==> flow/design.v <==
module tb_dp #(
    parameter BHT_ENTERIES    = 128,
    parameter BTB_ENTERIES    = 32,
    parameter INSTR_SIZE_BYTE = 4
) 
(
    clk,
    rst_n,
    in_fetch_pc,
    in_fetch_nop,
    in_exe_pc,
    in_exe_nop,
    in_exe_branch_taken,
    in_exe_branch_offset,
    out_pc_offset,
    out_fetch_branch_taken
);
input clk;
input rst_n;
input in_fetch_nop;
input [INSTR_SIZE_BYTE*8-1 :0] in_fetch_pc;
input in_exe_nop;
input [INSTR_SIZE_BYTE*8-1 :0] in_exe_pc;
input in_exe_branch_taken;
input [INSTR_SIZE_BYTE*8-1 :0] in_exe_branch_offset;
output [INSTR_SIZE_BYTE*8-1 :0] out_pc_offset;
output out_fetch_branch_taken;
reg [1:0] bht_entry [0:BHT_ENTERIES-1];
reg [INSTR_SIZE_BYTE*8-1 :0] btb_entry [0:BTB_ENTERIES-1];
reg [24:0] btb_tag [0:BTB_ENTERIES-1];
assign out_pc_offset = btb_entry[in_fetch_pc[6:2]];
assign out_fetch_branch_taken = bht_entry[in_fetch_pc[8:2]][1]&&(btb_tag[in_fetch_pc[6:2]]==in_fetch_pc[31:7]);
always@(posedge clk or negedge rst_n) begin
    if(rst_n) begin
        if(!in_exe_nop) begin
            if(in_exe_branch_taken) begin
                bht_entry[in_exe_pc[8:2]]  <= (bht_entry[in_exe_pc[8:2]]==2'b11) ? bht_entry[in_exe_pc[8:2]] : bht_entry[in_exe_pc[8:2]] + 1'b1   ;
                btb_entry[in_exe_pc[6:2]]  <=  in_exe_branch_offset;
                btb_tag[in_exe_pc[6:2]]    <=  in_exe_pc[31:7];
            end
            else if(!in_exe_branch_taken) begin
                bht_entry[in_exe_pc[8:2]]  <= (bht_entry[in_exe_pc[8:2]]==2'b00) ? bht_entry[in_exe_pc[8:2]] : bht_entry[in_exe_pc[8:2]] - 1'b1   ;
            end
        end
    end
    else if(!rst_n) begin
        bht_entry[0]  <=   0 ;bht_entry[1]  <=   0 ;bht_entry[2]  <=   0 ;bht_entry[3]  <=   0 ;bht_entry[4]  <=   0 ;bht_entry[5]  <=   0 ;bht_entry[6]  <=   0 ;bht_entry[7]  <=   0 ;bht_entry[8]  <=   0 ;bht_entry[9]  <=   0 ;
        bht_entry[10]  <=   0 ;bht_entry[11]  <=   0 ;bht_entry[12]  <=   0 ;bht_entry[13]  <=   0 ;bht_entry[14]  <=   0 ;bht_entry[15]  <=   0 ;bht_entry[16]  <=   0 ;bht_entry[17]  <=   0 ;bht_entry[18]  <=   0 ;bht_entry[19]  <=   0 ;
        bht_entry[20]  <=   0 ;bht_entry[21]  <=   0 ;bht_entry[22]  <=   0 ;bht_entry[23]  <=   0 ;bht_entry[24]  <=   0 ;bht_entry[25]  <=   0 ;bht_entry[26]  <=   0 ;bht_entry[27]  <=   0 ;bht_entry[28]  <=   0 ;bht_entry[29]  <=   0 ;
        bht_entry[30]  <=   0 ;bht_entry[31]  <=   0 ;bht_entry[32]  <=   0 ;bht_entry[33]  <=   0 ;bht_entry[34]  <=   0 ;bht_entry[35]  <=   0 ;bht_entry[36]  <=   0 ;bht_entry[37]  <=   0 ;bht_entry[38]  <=   0 ;bht_entry[39]  <=   0 ;
        bht_entry[40]  <=   0 ;bht_entry[41]  <=   0 ;bht_entry[42]  <=   0 ;bht_entry[43]  <=   0 ;bht_entry[44]  <=   0 ;bht_entry[45]  <=   0 ;bht_entry[46]  <=   0 ;bht_entry[47]  <=   0 ;bht_entry[48]  <=   0 ;bht_entry[49]  <=   0 ;
        bht_entry[50]  <=   0 ;bht_entry[51]  <=   0 ;bht_entry[52]  <=   0 ;bht_entry[53]  <=   0 ;bht_entry[54]  <=   0 ;bht_entry[55]  <=   0 ;bht_entry[56]  <=   0 ;bht_entry[57]  <=   0 ;bht_entry[58]  <=   0 ;bht_entry[59]  <=   0 ;
        bht_entry[60]  <=   0 ;bht_entry[61]  <=   0 ;bht_entry[62]  <=   0 ;bht_entry[63]  <=   0 ;bht_entry[64]  <=   0 ;bht_entry[65]  <=   0 ;bht_entry[66]  <=   0 ;bht_entry[67]  <=   0 ;bht_entry[68]  <=   0 ;bht_entry[69]  <=   0 ;
        bht_entry[70]  <=   0 ;bht_entry[71]  <=   0 ;bht_entry[72]  <=   0 ;bht_entry[73]  <=   0 ;bht_entry[74]  <=   0 ;bht_entry[75]  <=   0 ;bht_entry[76]  <=   0 ;bht_entry[77]  <=   0 ;bht_entry[78]  <=   0 ;bht_entry[79]  <=   0 ;
        bht_entry[80]  <=   0 ;bht_entry[81]  <=   0 ;bht_entry[82]  <=   0 ;bht_entry[83]  <=   0 ;bht_entry[84]  <=   0 ;bht_entry[85]  <=   0 ;bht_entry[86]  <=   0 ;bht_entry[87]  <=   0 ;bht_entry[88]  <=   0 ;bht_entry[89]  <=   0 ;
        bht_entry[90]  <=   0 ;bht_entry[91]  <=   0 ;bht_entry[92]  <=   0 ;bht_entry[93]  <=   0 ;bht_entry[94]  <=   0 ;bht_entry[95]  <=   0 ;bht_entry[96]  <=   0 ;bht_entry[97]  <=   0 ;bht_entry[98]  <=   0 ;bht_entry[99]  <=   0 ;
        bht_entry[100]  <=   0 ;bht_entry[101]  <=   0 ;bht_entry[102]  <=   0 ;bht_entry[103]  <=   0 ;bht_entry[104]  <=   0 ;bht_entry[105]  <=   0 ;bht_entry[106]  <=   0 ;bht_entry[107]  <=   0 ;bht_entry[108]  <=   0 ;bht_entry[109]  <=   0 ;
        bht_entry[110]  <=   0 ;bht_entry[111]  <=   0 ;bht_entry[112]  <=   0 ;bht_entry[113]  <=   0 ;bht_entry[114]  <=   0 ;bht_entry[115]  <=   0 ;bht_entry[116]  <=   0 ;bht_entry[117]  <=   0 ;bht_entry[118]  <=   0 ;bht_entry[119]  <=   0 ;
        bht_entry[120]  <=   0 ;bht_entry[121]  <=   0 ;bht_entry[122]  <=   0 ;bht_entry[123]  <=   0 ;bht_entry[124]  <=   0 ;bht_entry[125]  <=   0 ;bht_entry[126]  <=   0 ;bht_entry[127]  <=   0 ;
        btb_entry[0]  <=   0;
        btb_tag[0]    <=   0;
        btb_entry[1]  <=   0;
        btb_tag[1]    <=   0;
        btb_entry[2]  <=   0;
        btb_tag[2]    <=   0;
        btb_entry[3]  <=   0;
        btb_tag[3]    <=   0;
        btb_entry[4]  <=   0;
        btb_tag[4]    <=   0;
        btb_entry[5]  <=   0;
        btb_tag[5]    <=   0;
        btb_entry[6]  <=   0;
        btb_tag[6]    <=   0;
        btb_entry[7]  <=   0;
        btb_tag[7]    <=   0;
        btb_entry[8]  <=   0;
        btb_tag[8]    <=   0;
        btb_entry[9]  <=   0;
        btb_tag[9]    <=   0;
        btb_entry[10]  <=   0;
        btb_tag[10]    <=   0;
        btb_entry[11]  <=   0;
        btb_tag[11]    <=   0;
        btb_entry[12]  <=   0;
        btb_tag[12]    <=   0;
        btb_entry[13]  <=   0;
        btb_tag[13]    <=   0;
        btb_entry[14]  <=   0;
        btb_tag[14]    <=   0;
        btb_entry[15]  <=   0;
        btb_tag[15]    <=   0;
        btb_entry[16]  <=   0;
        btb_tag[16]    <=   0;
        btb_entry[17]  <=   0;
        btb_tag[17]    <=   0;
        btb_entry[18]  <=   0;
        btb_tag[18]    <=   0;
        btb_entry[19]  <=   0;
        btb_tag[19]    <=   0;
        btb_entry[20]  <=   0;
        btb_tag[20]    <=   0;
        btb_entry[21]  <=   0;
        btb_tag[21]    <=   0;
        btb_entry[22]  <=   0;
        btb_tag[22]    <=   0;
        btb_entry[23]  <=   0;
        btb_tag[23]    <=   0;
        btb_entry[24]  <=   0;
        btb_tag[24]    <=   0;
        btb_entry[25]  <=   0;
        btb_tag[25]    <=   0;
        btb_entry[26]  <=   0;
        btb_tag[26]    <=   0;
        btb_entry[27]  <=   0;
        btb_tag[27]    <=   0;
        btb_entry[28]  <=   0;
        btb_tag[28]    <=   0;
        btb_entry[29]  <=   0;
        btb_tag[29]    <=   0;
        btb_entry[30]  <=   0;
        btb_tag[30]    <=   0;
        btb_entry[31]  <=   0;
        btb_tag[31]    <=   0;
    end
end
endmodule
# Step by step through the tools: tb_dp
# Tool output for the design above, in the order of the flow.
# Lines are those of the file above, counted from 1.
# Operators carry their Yosys type and port widths (W data, S select, Z words).
# Not given: -
# setup
design,tb_dp
clk_port,clk
lib,sky130hd
lib_corner,tt_025C_1v80

# Word-level counts
# Counts by Yosys on the flattened word-level netlist (proc, flatten, opt, wreduce). Print and check cells are left out. Cells with the same type and inputs are merged into one.
# classes
n_addsub,2
n_eq,318
mux,395
logic,1
n_reduce_logical,166
# op_table
cell,n
$pmux W32 S32,1
$eq A7 B7 Y1 const B,128
$pmux W25 S32,1
$mux W2,390
$pmux W2 S128,2
$eq A7 B6 Y1 const B,64
$reduce_and A2 Y1,128
$pmux W2 S127,1
$eq A7 B5 Y1 const B,32
$eq A5 B5 Y1 const B,32
$eq A7 B4 Y1 const B,16
$reduce_and A3 Y1,32
$eq A5 B4 Y1 const B,16
$eq A7 B3 Y1 const B,8
$eq A5 B3 Y1 const B,8
$eq A7 B2 Y1 const B,4
$eq A25 B25 Y1,1
$eq A5 B2 Y1 const B,4
$eq A7 B1 Y1 const B,2
$logic_not A7 Y1,2
$eq A5 B1 Y1 const B,2
$logic_not A5 Y1,2
$add A2 B1 Y2 const B,1
$sub A2 B1 Y2 const B,1
$eq A2 B2 Y1 const B,1
$logic_not A2 Y1,1
$logic_and A1 B1 Y1,1
$not A1 Y1,1
# bits
ff_bits,2080
input_bits,101
out_inout_bits,33
word_cells,1074

# Logic depth
# Yosys ltp: most cells in a row. Word level: on the elaborated netlist, between registers, memories and ports. Mapped: between sequential cells and ports; inverters and the memories' decode and read muxes count.
# logic_depth
word_depth,8
abc_area,0
ltp_mapped,15
ltp_nobuf,9

# After synthesis
# Yosys stat after the flow's synthesis: flattened, memories mapped to cells. It holds for the ABC_AREA given above (unset counts as 0); a run with the other value may have another netlist.
# Totals and module areas in this step are rounded.
# by_type
type,n,area_total_um2
sky130_fd_sc_hd__dfrtp_1,2080,5.2E+04
sky130_fd_sc_hd__mux2_2,1827,2.06E+04
sky130_fd_sc_hd__a22oi_1,702,5.27E+03
sky130_fd_sc_hd__nand2_1,669,2.51E+03
sky130_fd_sc_hd__o21ai_0,310,1.55E+03
sky130_fd_sc_hd__clkbuf_1,362,1.36E+03
sky130_fd_sc_hd__buf_1,253,949.661
sky130_fd_sc_hd__nand3_1,169,845.811
sky130_fd_sc_hd__and3_1,126,788.256
sky130_fd_sc_hd__nand4_1,103,644.368
sky130_fd_sc_hd__nor2_1,144,540.518
sky130_fd_sc_hd__a21oi_1,107,535.514
sky130_fd_sc_hd__mux2i_1,44,440.422
sky130_fd_sc_hd__nor4_1,68,425.408
sky130_fd_sc_hd__a2111oi_0,43,376.611
sky130_fd_sc_hd__buf_2,74,370.355
sky130_fd_sc_hd__a22o_1,40,350.336
sky130_fd_sc_hd__a221oi_1,37,324.061
# Not listed: further types 65, cells in them 432.
# synth_totals
stdcells,7590
mapped_area_mm2,0.0931
seqArea_mm2,0.052
flip_flops,2080
buffers,713

# Timing after synthesis
# OpenSTA on the mapped netlist: ideal clock, no wires. The path of least setup slack (recovery checks aside). Input and output delay are each 20% of the period. Register names are those of the netlist, which keeps one name where synthesis merged equal registers.
# synth_timing
kind,input port to output port
startpoint,input port in_fetch_pc[4]
endpoint,output port out_fetch_branch_taken
clock_period_ps,10000
in_delay_ps,2000
out_delay_ps,2000
t_first_pin_ps,2000
arrival_ps,4704
t_required_ps,8000
setup_slack_ps,3296
delay_ps,2704
path_stages,11
n_path_buf,3
synth_period_reached_ps,6704
# "delay_ps" = arrival - input delay + setup time.
# At an output port there is no setup time.
# "path_stages" counts driving pins, that of a launching flip-flop among them; a cell with two outputs on the path counts twice.
# "synth_period_reached_ps" = period - worst setup slack (recovery checks aside). The figure is calculated, with input and output delays left at 20% of the set period.
# Between the ends stands the longest chain of elaborated cells between them, by number of cells; it is not shown to be the way that was timed. Of several equally long chains one is given.
# A line is the first line of the expression or statement that the cell stems from. Yosys adds cells for indexed reads and writes and turns some case tables into memories.
# synth_via
cell_sequence,sky130_fd_sc_hd__buf_6 sky130_fd_sc_hd__or3b_2 sky130_fd_sc_hd__nor2_1 sky130_fd_sc_hd__clkbuf_1 sky130_fd_sc_hd__clkbuf_1 sky130_fd_sc_hd__a222oi_1 sky130_fd_sc_hd__nand4_1 sky130_fd_sc_hd__o22ai_1 sky130_fd_sc_hd__xnor2_1 sky130_fd_sc_hd__or4_1 sky130_fd_sc_hd__nor4_1
elab_chain_cells,4
cells_between,164
classes_between,159 x eq/ne; 2 x mux; 3 x reduce/logical
# synth_lines
element,line_no,text
"start, declared",21,input [INSTR_SIZE_BYTE*8-1 :0] in_fetch_pc;
$eq A5 B5 Y1,32,assign out_fetch_branch_taken = bht_entry[in_fetch_pc[8:2]][1]&&(btb_tag[in_fetch_pc[6:2]]==in_fetch_pc[31:7]) ...
$pmux W25 S32,32,
$eq A25 B25 Y1,32,
$logic_and A1 B1 Y1,32,
"end, declared",27,output out_fetch_branch_taken;

# Timing after layout
# Path of least setup slack in the final report of record 2 (OpenROAD, finished layout, wires in). Where an end is a register, its clock arrival counts in the times.
# The report prints the path's times to 10 ps; the period is as set.
# layout_timing
kind,input port to output port
startpoint,input port in_fetch_pc[6]
endpoint,output port out_fetch_branch_taken
clock_period_ps,8600
in_delay_ps,1720
out_delay_ps,1720
t_first_pin_ps,1720
arrival_ps,6790
t_required_ps,6880
setup_slack_ps,90
path_stages,16
n_path_buf,7
# Between the ends stands the longest chain of elaborated cells between them, by number of cells; it is not shown to be the way that was timed. Of several equally long chains one is given.
# layout_via
cell_sequence,sky130_fd_sc_hd__buf_2 sky130_fd_sc_hd__buf_4 sky130_fd_sc_hd__nand3b_4 sky130_fd_sc_hd__nor2_4 sky130_fd_sc_hd__buf_4 sky130_fd_sc_hd__buf_4 sky130_fd_sc_hd__a22oi_1 sky130_fd_sc_hd__nand2_1 sky130_fd_sc_hd__a221oi_1 sky130_fd_sc_hd__a31oi_1 sky130_fd_sc_hd__buf_4 sky130_fd_sc_hd__xor2_1 sky130_fd_sc_hd__or4_1 sky130_fd_sc_hd__nor4_4 sky130_fd_sc_hd__buf_4 sky130_fd_sc_hd__clkdlybuf4s50_1
elab_chain_cells,4
cells_between,164
classes_between,159 x eq/ne; 2 x mux; 3 x reduce/logical
# layout_lines
element,line_no,text
"start, declared",21,input [INSTR_SIZE_BYTE*8-1 :0] in_fetch_pc;
$eq A5 B5 Y1,32,assign out_fetch_branch_taken = bht_entry[in_fetch_pc[8:2]][1]&&(btb_tag[in_fetch_pc[6:2]]==in_fetch_pc[31:7]) ...
$pmux W25 S32,32,
$eq A25 B25 Y1,32,
$logic_and A1 B1 Y1,32,
"end, declared",27,output out_fetch_branch_taken;

# Measured results for tb_dp: 3 stored runs of the Yosys and OpenROAD flow on sky130hd. The settings differ; the order carries no meaning. The constraints put input and output delay at 20% of the set period each and load the outputs with 0.01 pF.
# "total_power_uw": no workload was simulated; the value follows from the tool's default switching activity.
# Values from the reports are rounded here.
# A setting shown as - is not set for that run.
# A result given as - is not shown for that run.
stored run,ABC_AREA,CELL_PAD_IN_SITES_DETAIL_PLACEMENT,CORE_UTILIZATION,CTS_CLUSTER_DIAMETER,CTS_CLUSTER_SIZE,GPL_ROUTABILITY_DRIVEN,GPL_TIMING_DRIVEN,MAX_ROUTING_LAYER,MIN_ROUTING_LAYER,PLACE_DENSITY,SETUP_SLACK_MARGIN,period_ns,CAP_MARGIN,CORE_MARGIN,SLEW_MARGIN,PLACE_DENSITY_LB_ADDON,TNS_END_PERCENT,yosys_chip_area_mm2,die_footprint_mm2,layout_stdcell_area_mm2,setup_worst_slack_ps,holdWs_ps,total_power_uw
record 1,1,1,72,327,34,0,0,met4,met1,0.58,-0.5,8.27,20,2,20,-,-,-,-,-,-,-,-
record 2,-,2,30,152,90,1,-,met4,-,-,-,8.6,20,8,30,0.29,55,0.0931,0.329,0.102,86,509,18800
record 3,-,0,30,152,18,1,-,met4,-,-,-,8.6,20,8,30,0.29,55,0.0931,0.329,0.104,36,477,20600
# Record 1: did not finish, placement stopped with DPL-0033
